==> flow/design.v <==
`timescale 1ns/10ps
module  CONV(
	input	wire				clk,
	input	wire				reset,
	output reg 				busy,	
	input	wire				ready,	
	output reg [11:0]	iaddr,
	input	wire [19:0] idata, 		 
	output reg	 			cwr,
	output reg [11:0]	caddr_wr,
	output reg [19:0]	cdata_wr,  
	output reg	 			crd,
	output reg [11:0]	caddr_rd, 
	input	wire [19:0]	cdata_rd,  
	output reg [2:0] 	csel	 
);
	localparam [19:0] KERNEL_0_0 = 20'h0A89E;
	localparam [19:0] KERNEL_0_1 = 20'h092D5;
	localparam [19:0] KERNEL_0_2 = 20'h06D43;
	localparam [19:0] KERNEL_0_3 = 20'h01004;
	localparam [19:0] KERNEL_0_4 = 20'hF8F71;
	localparam [19:0] KERNEL_0_5 = 20'hF6E54;
	localparam [19:0] KERNEL_0_6 = 20'hFA6D7;
	localparam [19:0] KERNEL_0_7 = 20'hFC834;
	localparam [19:0] KERNEL_0_8 = 20'hFAC19;
	localparam [19:0] KERNEL_1_0 = 20'hFDB55;
	localparam [19:0] KERNEL_1_1 = 20'h02992;
	localparam [19:0] KERNEL_1_2 = 20'hFC994;
	localparam [19:0] KERNEL_1_3 = 20'h050FD;
	localparam [19:0] KERNEL_1_4 = 20'h02F20;
	localparam [19:0] KERNEL_1_5 = 20'h0202D;
	localparam [19:0] KERNEL_1_6 = 20'h03BD7;
	localparam [19:0] KERNEL_1_7 = 20'hFD369;
	localparam [19:0] KERNEL_1_8 = 20'h05E68;
	parameter [19:0] BIAS_0 = 20'h01310;
	parameter [19:0] BIAS_1 = 20'hF7295;
	reg [20:0] 	ma;
	reg [19:0]	mb;
	reg  				me;
	wire [40:0] mo;
	wire 				mv;
	multi_div
	#(
	  .SIZE_A(21),
	  .SIZE_B(20),
	  .SIGNED(1),
	  .STEP_SIZE(1) 
	) multi_u1(
	  .clk(clk),.reset(reset),
	  .en(me),
	  .select(1'b0),
	  .a(ma),
	  .b(mb),
	  .P(mo),
	  .div_zero(),
	  .Valid(mv),
	  .Busy()
	);
	parameter LAYER_0 	= 0,
						LAYER_1_2 = 1,
						IDLE 			= 2;
	reg [1:0] 				state;
	reg 							IMG_S;
	reg [5:0] 				state_x,state_y;
	reg [3:0] 				state_step;
	reg [1:0] 				state_dx,state_dy;  
	reg signed [43:0] write_reg;
	always@(*)begin
		busy <= state==IDLE ? 0:1;
	end
	always @(posedge clk or posedge reset) begin
		if(reset)begin
			state <= IDLE;
			cwr <= 0;
			iaddr <= 0;
			csel <= 0;
			crd <= 0;
			caddr_rd <= 0;
			IMG_S <= 0;
			me<= 0;
			write_reg <= 0;
			state_step <= 0;
			{state_y,state_x} 	<= 0;
			{state_dx,state_dy} <= 0;
		end else begin
			case(state)
				LAYER_0:begin	
					case(state_step)
						0:begin
							if( $signed(state_x+state_dx-1) < 0 || $signed(state_x+state_dx-1) > 63 
								|| $signed(state_y+state_dy-1) < 0 || $signed(state_y+state_dy-1) > 63)begin
								iaddr <= 0;	
								state_step <= 3;
							end else begin
								iaddr[11:6] 	<= state_y + state_dy - 1;
								iaddr[5:0] 	<= state_x + state_dx - 1;
								state_step <= state_step + 1;
							end
						end
						1:begin
							me <= 1;
							ma <= idata;
							if(IMG_S==0)begin
								case({state_dy,state_dx})
									{2'd0,2'd0}: mb <= KERNEL_0_0;
									{2'd0,2'd1}: mb <= KERNEL_0_1;
									{2'd0,2'd2}: mb <= KERNEL_0_2;
									{2'd1,2'd0}: mb <= KERNEL_0_3;
									{2'd1,2'd1}: mb <= KERNEL_0_4;
									{2'd1,2'd2}: mb <= KERNEL_0_5;
									{2'd2,2'd0}: mb <= KERNEL_0_6;
									{2'd2,2'd1}: mb <= KERNEL_0_7;
									{2'd2,2'd2}: mb <= KERNEL_0_8;
									default mb <= 0;
								endcase
							end
							else begin
								case({state_dy,state_dx})
									{2'd0,2'd0}: mb <= KERNEL_1_0;
									{2'd0,2'd1}: mb <= KERNEL_1_1;
									{2'd0,2'd2}: mb <= KERNEL_1_2;
									{2'd1,2'd0}: mb <= KERNEL_1_3;
									{2'd1,2'd1}: mb <= KERNEL_1_4;
									{2'd1,2'd2}: mb <= KERNEL_1_5;
									{2'd2,2'd0}: mb <= KERNEL_1_6;
									{2'd2,2'd1}: mb <= KERNEL_1_7;
									{2'd2,2'd2}: mb <= KERNEL_1_8;
									default mb <= 0;
								endcase
							end
							state_step <= state_step + 1;
						end
						2:begin
							me <= 0;
							if(mv)begin  
								write_reg <= $signed(write_reg) + $signed(mo); 
								state_step <= state_step + 1;
							end
							else state_step <= state_step;
						end
						3:begin
							if(state_dy == 2 && state_dx == 2)begin
								{state_dx,state_dy} <= 0;
								state_step <= state_step + 1;
								if(IMG_S) write_reg <= $signed(write_reg) + ($signed(BIAS_1)<<16);
								else write_reg <= $signed(write_reg) + ($signed(BIAS_0)<<16);
							end else if(state_dx == 2)begin
								state_dx <= 0;
								state_dy <= state_dy + 1;
								state_step <= 0;
							end else begin
								state_dx <= state_dx + 1;
								state_step <= 0;
							end
						end
						4:begin
								cwr <= 1;
								csel <= IMG_S ? 2:1;
								state_step <= state_step + 1;
								caddr_wr <= {state_y,state_x};
								cdata_wr <= (write_reg < 0) ? 0 :  ((write_reg>>16)+write_reg[15]) ;  
						end
						5:begin
							cwr <= 0;
							if(state_y == 63 && state_x == 63)begin
								if(IMG_S)begin
									state <= LAYER_1_2;
									IMG_S <= 0;
								end else begin
									IMG_S <= 1;
								end 	
								state_x <= 0;
								state_y <= 0;
							end 
							else if(state_x == 63)begin
								state_x <= 0;
								state_y <= state_y + 1; 
							end 
							else begin
								state_x <= state_x + 1;
							end
							state_dx <= 0;
							state_dy <= 0;
							state_step <= 0;
							write_reg <= 0;
						end
					endcase
				end 
				LAYER_1_2:begin
					case(state_step)
						0:begin
							csel <= IMG_S ? 2 : 1;
							cwr <= 0;
							crd <= 1;
							caddr_rd[11-:5] <= state_y; 
							caddr_rd[5-:5]  <= state_x; 
							caddr_rd[6] <= 0;
							caddr_rd[0] <= 0;
							state_step <= state_step + 1;
						end
						1:begin
							caddr_rd[6] <= 0;
							caddr_rd[0] <= 1;
							write_reg <= 	cdata_rd;			
							state_step <= state_step + 1;
						end
						2:begin
							caddr_rd[6] <= 1;
							caddr_rd[0] <= 0;
							write_reg <= (write_reg > cdata_rd) ? write_reg : cdata_rd;			
							state_step <= state_step + 1;
						end
						3:begin
							caddr_rd[6] <= 1;
							caddr_rd[0] <= 1;
							write_reg <= (write_reg > cdata_rd) ? write_reg : cdata_rd;			
							state_step <= state_step + 1;
						end
						4:begin
							crd <= 0;
							cwr <= 1;
							csel <= IMG_S ? 4 : 3;
							caddr_wr <= {2'b00,state_y[4:0],state_x[4:0]};
							cdata_wr <= (write_reg > cdata_rd) ? write_reg : cdata_rd;			
							state_step <= state_step + 1;
						end
						5:begin
							csel <= 5;
							if(IMG_S) caddr_wr <= {1'b0,state_y[4:0],state_x[4:0],1'b1};
							else caddr_wr <= {1'b0,state_y[4:0],state_x[4:0],1'b0};
							state_step <= state_step + 1;
						end
						6:begin
							cwr <= 0;
							if(state_y==31 && state_x==31)begin
								if(IMG_S)begin
									state <= IDLE;
									IMG_S <= 0;
								end else begin
									IMG_S <= 1;
								end
								state_x <= 0;
								state_y <= 0;
							end
							else if(state_x == 31)begin
								state_y <= state_y + 1;
								state_x <= 0;
							end else begin
								state_x <= state_x + 1;
							end
							state_step <= 0;
						end
					endcase
				end
				IDLE:begin
					if(ready)begin
						state <= LAYER_0;
					end
					cwr <= 0;
					IMG_S <= 0;
					me <= 0;
					write_reg <= 0;
					state_step <= 0;
					{state_y,state_x} 	<= 0;
					{state_dx,state_dy} <= 0;
				end
			endcase
		end
	end
endmodule
module multi_div
#(
  parameter SIZE_A = 128,
  parameter SIZE_B = 64,
  parameter SIGNED = 0,
  parameter STEP_SIZE = 1 
)(
  input wire clk,reset,
  input wire en,
  input wire select,
  input wire [SIZE_A-1:0] a,
  input wire [SIZE_B-1:0] b,
  output reg [SIZE_A+SIZE_B-1:0] P,
  output reg div_zero,
  output reg Valid,
  output reg Busy
);
  parameter READ_IN       = 0,
            CALCULATE     = 1,
            PREPARE_DATA  = 2,
            DATA_OUT      = 3;
  reg [1:0] state;
  reg [9:0] state_counter;
  reg neg_signed;
  reg [SIZE_A-1:0] data_b;
  reg [SIZE_A+SIZE_B:0] r;   
  always@(*)begin
    Valid <= (state == DATA_OUT) ? 1'b1:1'b0;
    Busy  <= (state == CALCULATE || state == PREPARE_DATA) ? 1'b1:1'b0;
  end
  always@(posedge clk or posedge reset)begin
    if(reset)begin
      state <= READ_IN;
      state_counter <= 0;
    end else begin
      case(state)
        READ_IN   :begin
          if(en)begin
            if(select && b==0)begin
              state <= DATA_OUT;
              div_zero <= 1;
            end else begin
              state <= CALCULATE;
              div_zero <= 0;
            end 
            state_counter <= 0;
          end  
        end
        CALCULATE :begin
          if(state_counter == (SIZE_A/STEP_SIZE)-1)begin
            state <= PREPARE_DATA;
            state_counter <= 0;
          end
          else begin
            state_counter <= state_counter + 1;
          end
        end
        PREPARE_DATA:begin
          state <= DATA_OUT;
          state_counter <= 0;
        end
        DATA_OUT  :begin
          state <= READ_IN;
          state_counter <= 0;
        end
        default begin
          state <= READ_IN;
          state_counter <= 0;
        end
      endcase
    end
  end
  reg [SIZE_A-1:0] na;
  reg [SIZE_B-1:0] nb;
  reg in_select;
  integer i;
  always@(posedge clk or posedge reset)begin
    if(reset)begin
      r = 0;
      data_b = 0;
			P = 0;
      neg_signed = 0;
    end else begin
      case(state)
        READ_IN   :begin
          if(en)begin
            if(SIGNED)begin
              neg_signed = a[SIZE_A-1] ^ b[SIZE_B-1];
              na = a[SIZE_A-1] ? -a:a;
              nb = b[SIZE_B-1] ? -b:b;
            end
            else begin
              na = a;
              nb = b;
            end
            r = {na,1'b0,{SIZE_B{1'b0}}};
            data_b = nb;
            in_select = select;
          end  
        end
        CALCULATE :begin
          for(i=0;i<STEP_SIZE;i=i+1)begin 
          	r = r[SIZE_A+SIZE_B] ? ((r<<1)+data_b) : (r<<1);
          end
        end
        PREPARE_DATA:begin
          P = r[SIZE_A+SIZE_B-1:0];
          if(neg_signed)begin
            P = -P;
          end
        end
      endcase
    end
  end
endmodule
Step by step through the tools: CONV --
The steps from the RTL of CONV to its reports follow in flow order. Lines are those of the file above, counted from 1. The mark n/a stands for no value.
Inputs: top CONV, clock clk, standard-cell library sky130hd, timing corner tt_025C_1v80

After elaboration --
Yosys after proc, flatten, opt, wreduce and memory -nomap, before mapping. Memory bits, and registers merged into a memory's read port (data or address), are not among the register bits. Print and check cells are not counted. Yosys's memory passes give these memory sizes; they may raise the number of words (mostly to a power of two), join words into wider ones and drop unused or constant bits.
Operators by class: add/subtract/negate cells 17, $lt $le $gt $ge 6, equal/unequal tests 45, muxes and demuxes 86, bitwise logic cells 1, reductions and logical operators 50
Operators with widths (number):
- 44-bit parallel mux with 3-bit select | 2
- 44-bit 2-to-1 mux | 4
- 20-bit 2-to-1 mux | 5
- 44-bit parallel mux with 2-bit select | 1
- 42-bit parallel mux with 2-bit select | 1
- 6-bit 2-to-1 mux | 14
- 42-bit 2-to-1 mux | 2
- 32-bit by 1-bit < comparator with 1-bit output with constant B | 2
- 32-bit by 7-bit greater-than comparator with 1-bit output with constant B | 2
- 12-bit parallel mux with 2-bit select | 2
- 44-bit by 1-bit < comparator with 1-bit output with constant B | 1
- 44-bit by 20-bit greater-than comparator with 1-bit output | 1
- 44-bit by 30-bit adder with 44-bit output with constant B | 1
- 44-bit by 33-bit adder with 44-bit output with constant B | 1
- 44-bit by 41-bit adder with 44-bit output | 1
- 42-bit by 20-bit adder with 42-bit output | 1
- 41-bit negator | 1
- 41-bit 2-to-1 mux | 1
- 20-bit parallel mux with 2-bit select | 1
- 6-bit parallel mux with 3-bit select | 2
- 10-bit parallel mux with 3-bit select | 1
- 2-bit 2-to-1 mux | 14
- 3-bit inequality test with constant B | 9
- 2-bit inequality test with constant B | 10
- 2-bit AND reduction | 10
- 20-bit by 1-bit adder with 20-bit output | 1
- 20-bit negator | 1
- 4-bit parallel mux with 5-bit select | 1
Other operator kinds: 49; their cells: 112.
Bit counts: flip-flop bits (word level) 285, bits in read-only memories 640, memories kept 2, output and inout port bits 62, word-level cells 236
Memories:
- (no name shown) | words 16, width 20, read ports 1, wr ports 0, line 104 | case({state_dy,state_dx})
- (no name shown) | words 16, width 20, read ports 1, wr ports 0, line 118 | case({state_dy,state_dx})

Logic depth --
Longest topological path by Yosys (ltp), each cell counted once; first at word level (registers and memories cut), then after technology mapping (sequential cells cut; the memories' decode and read muxes count).
Depth: word-level depth 9, ABC_AREA 0, gate-level depth with buffers 15

Netlist --
Yosys stat after the flow's synthesis: flattened, memories mapped to cells. It holds for the ABC_AREA given above (unset counts as 0); a run with the other value may have another netlist. Totals and module areas in this step are rounded.
Synthesis totals: cell count 2300, cell area after synthesis 20000 um^2, sequential area 7500 um^2, flip-flop cells 285, buffers 137
Cell types:
- sky130_fd_sc_hd__dfrtp_1 | number 214, total area 5.36E+03 um^2
- sky130_fd_sc_hd__edfxtp_1 | number 69, total area 2.07E+03 um^2
- sky130_fd_sc_hd__ha_1 | number 126, total area 1.58E+03 um^2
- sky130_fd_sc_hd__o21ai_0 | number 224, total area 1.12E+03 um^2
- sky130_fd_sc_hd__a21oi_1 | number 197, total area 985.946 um^2
- sky130_fd_sc_hd__nand2_1 | number 239, total area 897.11 um^2
- sky130_fd_sc_hd__xor2_1 | number 93, total area 814.531 um^2
- sky130_fd_sc_hd__nor2_1 | number 168, total area 630.605 um^2
- sky130_fd_sc_hd__xnor2_1 | number 65, total area 569.296 um^2
- sky130_fd_sc_hd__clkbuf_1 | number 118, total area 442.925 um^2
- sky130_fd_sc_hd__mux2i_1 | number 43, total area 430.413 um^2
- sky130_fd_sc_hd__a21o_1 | number 57, total area 427.91 um^2
- sky130_fd_sc_hd__inv_1 | number 89, total area 334.07 um^2
- sky130_fd_sc_hd__nand3_1 | number 66, total area 330.317 um^2
- sky130_fd_sc_hd__o31ai_1 | number 37, total area 277.766 um^2
- sky130_fd_sc_hd__nor3_1 | number 50, total area 250.24 um^2
- sky130_fd_sc_hd__and3_1 | number 38, total area 237.728 um^2
- sky130_fd_sc_hd__mux2_2 | number 17, total area 191.434 um^2
Other cell types: 64; their cells: 390. The figures by module come from a second, unflattened synthesis with its own total; it is not the netlist above.
Second synthesis, totals: cells (unflattened synthesis) 2401, area (unflattened synthesis) 21000 um^2
Each row is one instance without its submodules.
Modules:
- CONV | times used 1, cells 1478, area 13000 um^2, seq. area 4500 um^2
- multi_div | times used 1, cells 923, area 7900 um^2, seq. area 3000 um^2

Path before layout --
OpenSTA on the mapped netlist: ideal clock, no wires. The path of least setup slack (recovery checks aside). Input and output delay are each 20% of the period. Register names are those of the netlist, which keeps one name where synthesis merged equal registers.
Timing after synthesis: path kind input to register, start point input port reset, end point register cdata_wr[0], clock period 10000 ps, external input delay 2000 ps, setup time 397 ps, arrival 8323 ps, required time 9603 ps, setup slack 1279 ps, path delay 6720 ps, stages 3, path buffers 0, synthesis period reached 8721 ps
"path delay" = arrival - input delay + setup time. "stages" counts driving pins, that of a launching flip-flop among them; a cell with two outputs on the path counts twice. "synthesis period reached" = period - worst setup slack (recovery checks aside). The figure is calculated, with input and output delays left at 20% of the set period. The rows between start and end are the longest chain of elaborated cells between them; the timing report does not say that the signal goes this way. Where chains are equally long, one stands for them. Each line given opens the expression or statement behind the cell; cells for indexed reads and writes are added by Yosys, which also makes memories of some case tables.
On the way, after synthesis: cells stage by stage sky130_fd_sc_hd__inv_1 > sky130_fd_sc_hd__o21ai_0 > sky130_fd_sc_hd__nor2_1, length of the longest elaborated chain 2
Ends and longest elaborated chain, after synthesis:
- from (decl) | line 4 | input wire reset,
- 1-bit NOT
- 4-bit AND reduction
- to (assign) | line 161 | cdata_wr <= (write_reg < 0) ? 0 : ((write_reg>>16)+write_reg[15]) ;
- to (assign) | line 224 | cdata_wr <= (write_reg > cdata_rd) ? write_reg : cdata_rd;
- to (decl) | line 11 | output reg [19:0] cdata_wr,

Path in the finished layout --
From the final timing report of record 1: the path of least setup slack in the routed layout; clock arrival at registers is part of the times. The report prints the path's times to 10 ps; the period is as set.
Timing post-layout: path kind input to register, start point input port cdata_rd[17], end point register cdata_wr[10], clock period 10000 ps, external input delay 2000 ps, setup time 270 ps, arrival 5840 ps, required time 10280 ps, setup slack 4440 ps, stages 12, path buffers 3
The rows between start and end are the longest chain of elaborated cells between them; the timing report does not say that the signal goes this way. Where chains are equally long, one stands for them.
On the way, post-layout: cells stage by stage sky130_fd_sc_hd__clkdlybuf4s50_1 > sky130_fd_sc_hd__inv_1 > sky130_fd_sc_hd__ha_1 > sky130_fd_sc_hd__a211oi_1 > sky130_fd_sc_hd__nor2_1 > sky130_fd_sc_hd__a2111oi_0 > sky130_fd_sc_hd__a21oi_1 > sky130_fd_sc_hd__a311oi_2 > sky130_fd_sc_hd__buf_2 > sky130_fd_sc_hd__buf_2 > sky130_fd_sc_hd__mux2i_1 > sky130_fd_sc_hd__o22ai_1, length of the longest elaborated chain 4
Ends and longest elaborated chain, post-layout:
- from (decl) | line 14 | input wire [19:0] cdata_rd,
- 44-bit by 20-bit greater-than comparator with 1-bit output | line 224 | cdata_wr <= (write_reg > cdata_rd) ? write_reg : cdata_rd;
- 44-bit 2-to-1 mux | line 224
- 20-bit 2-to-1 mux | line 190 | case(state_step)
- 20-bit parallel mux with 2-bit select | line 86 | case(state)
- to (assign) | line 161 | cdata_wr <= (write_reg < 0) ? 0 : ((write_reg>>16)+write_reg[15]) ;
- to (assign) | line 224
- to (decl) | line 11 | output reg [19:0] cdata_wr,

FLOW RESULTS
============

Measured results for CONV: 4 stored runs of the Yosys and OpenROAD flow on sky130hd. The settings differ; the order carries no meaning. The constraints put input and output delay at 20% of the set period each and load the outputs with 0.01 pF.
"clock period achieved": clock period set for the run, less the worst setup slack. It is reckoned from that one timing run; input and output delays stay at 20% of the period that was set.
The results are shown rounded.

* Record 1 | settings: GPL_TIMING_DRIVEN 0; MIN_ROUTING_LAYER met1; SETUP_SLACK_MARGIN 1.87; SLEW_MARGIN 25; TNS_END_PERCENT 50; period_ns 10.0; CAP_MARGIN 20; CORE_MARGIN 2; CORE_UTILIZATION 40 | results: die size 52,000 um^2; utilization in the final report 47%; setup slack of the critical path 4,400 ps; clock period achieved 5,564 ps; area of the synthesized netlist 20,000 um^2; worst hold slack 370 ps; std-cell area (final layout) 23,000 um^2
* Record 2 | settings: ABC_AREA 0; CELL_PAD_IN_SITES_GLOBAL_PLACEMENT 1; CORE_ASPECT_RATIO 1.11; CORE_MARGIN 7; CORE_UTILIZATION 42; CTS_CLUSTER_DIAMETER 349; CTS_CLUSTER_SIZE 98; GPL_TIMING_DRIVEN 0; MAX_ROUTING_LAYER met5; PLACE_DENSITY_LB_ADDON 0.21; SLEW_MARGIN 10; TNS_END_PERCENT 30; period_ns 4.9; CAP_MARGIN 20 | results: setup slack of the critical path 370 ps; utilization in the final report 47%; worst hold slack 420 ps; area of the synthesized netlist 20,000 um^2; die size 54,000 um^2; clock period achieved 4,529 ps; std-cell area (final layout) 22,000 um^2
* Record 3 | settings: HOLD_SLACK_MARGIN -0.01; SLEW_MARGIN 15; period_ns 10.0; CAP_MARGIN 20; CORE_MARGIN 2; CORE_UTILIZATION 40 | results: die size 52,000 um^2; setup slack of the critical path 4,300 ps; area of the synthesized netlist 20,000 um^2; worst hold slack 480 ps; utilization in the final report 46%; std-cell area (final layout) 23,000 um^2; clock period achieved 5,666 ps
* Record 4 | settings: CELL_PAD_IN_SITES_GLOBAL_PLACEMENT 1; CORE_ASPECT_RATIO 1.13; CORE_UTILIZATION 42; GPL_TIMING_DRIVEN 1; MAX_ROUTING_LAYER met4; PLACE_DENSITY_LB_ADDON 0.21; SETUP_SLACK_MARGIN 1.25; SLEW_MARGIN 10; TNS_END_PERCENT 30; period_ns 4.61; CAP_MARGIN 20; CORE_MARGIN 2 | results: std-cell area (final layout) 23,000 um^2; utilization in the final report 49%; worst hold slack 480 ps; setup slack of the critical path 1,300 ps; clock period achieved 3,328 ps; die size 49,000 um^2; area of the synthesized netlist 20,000 um^2
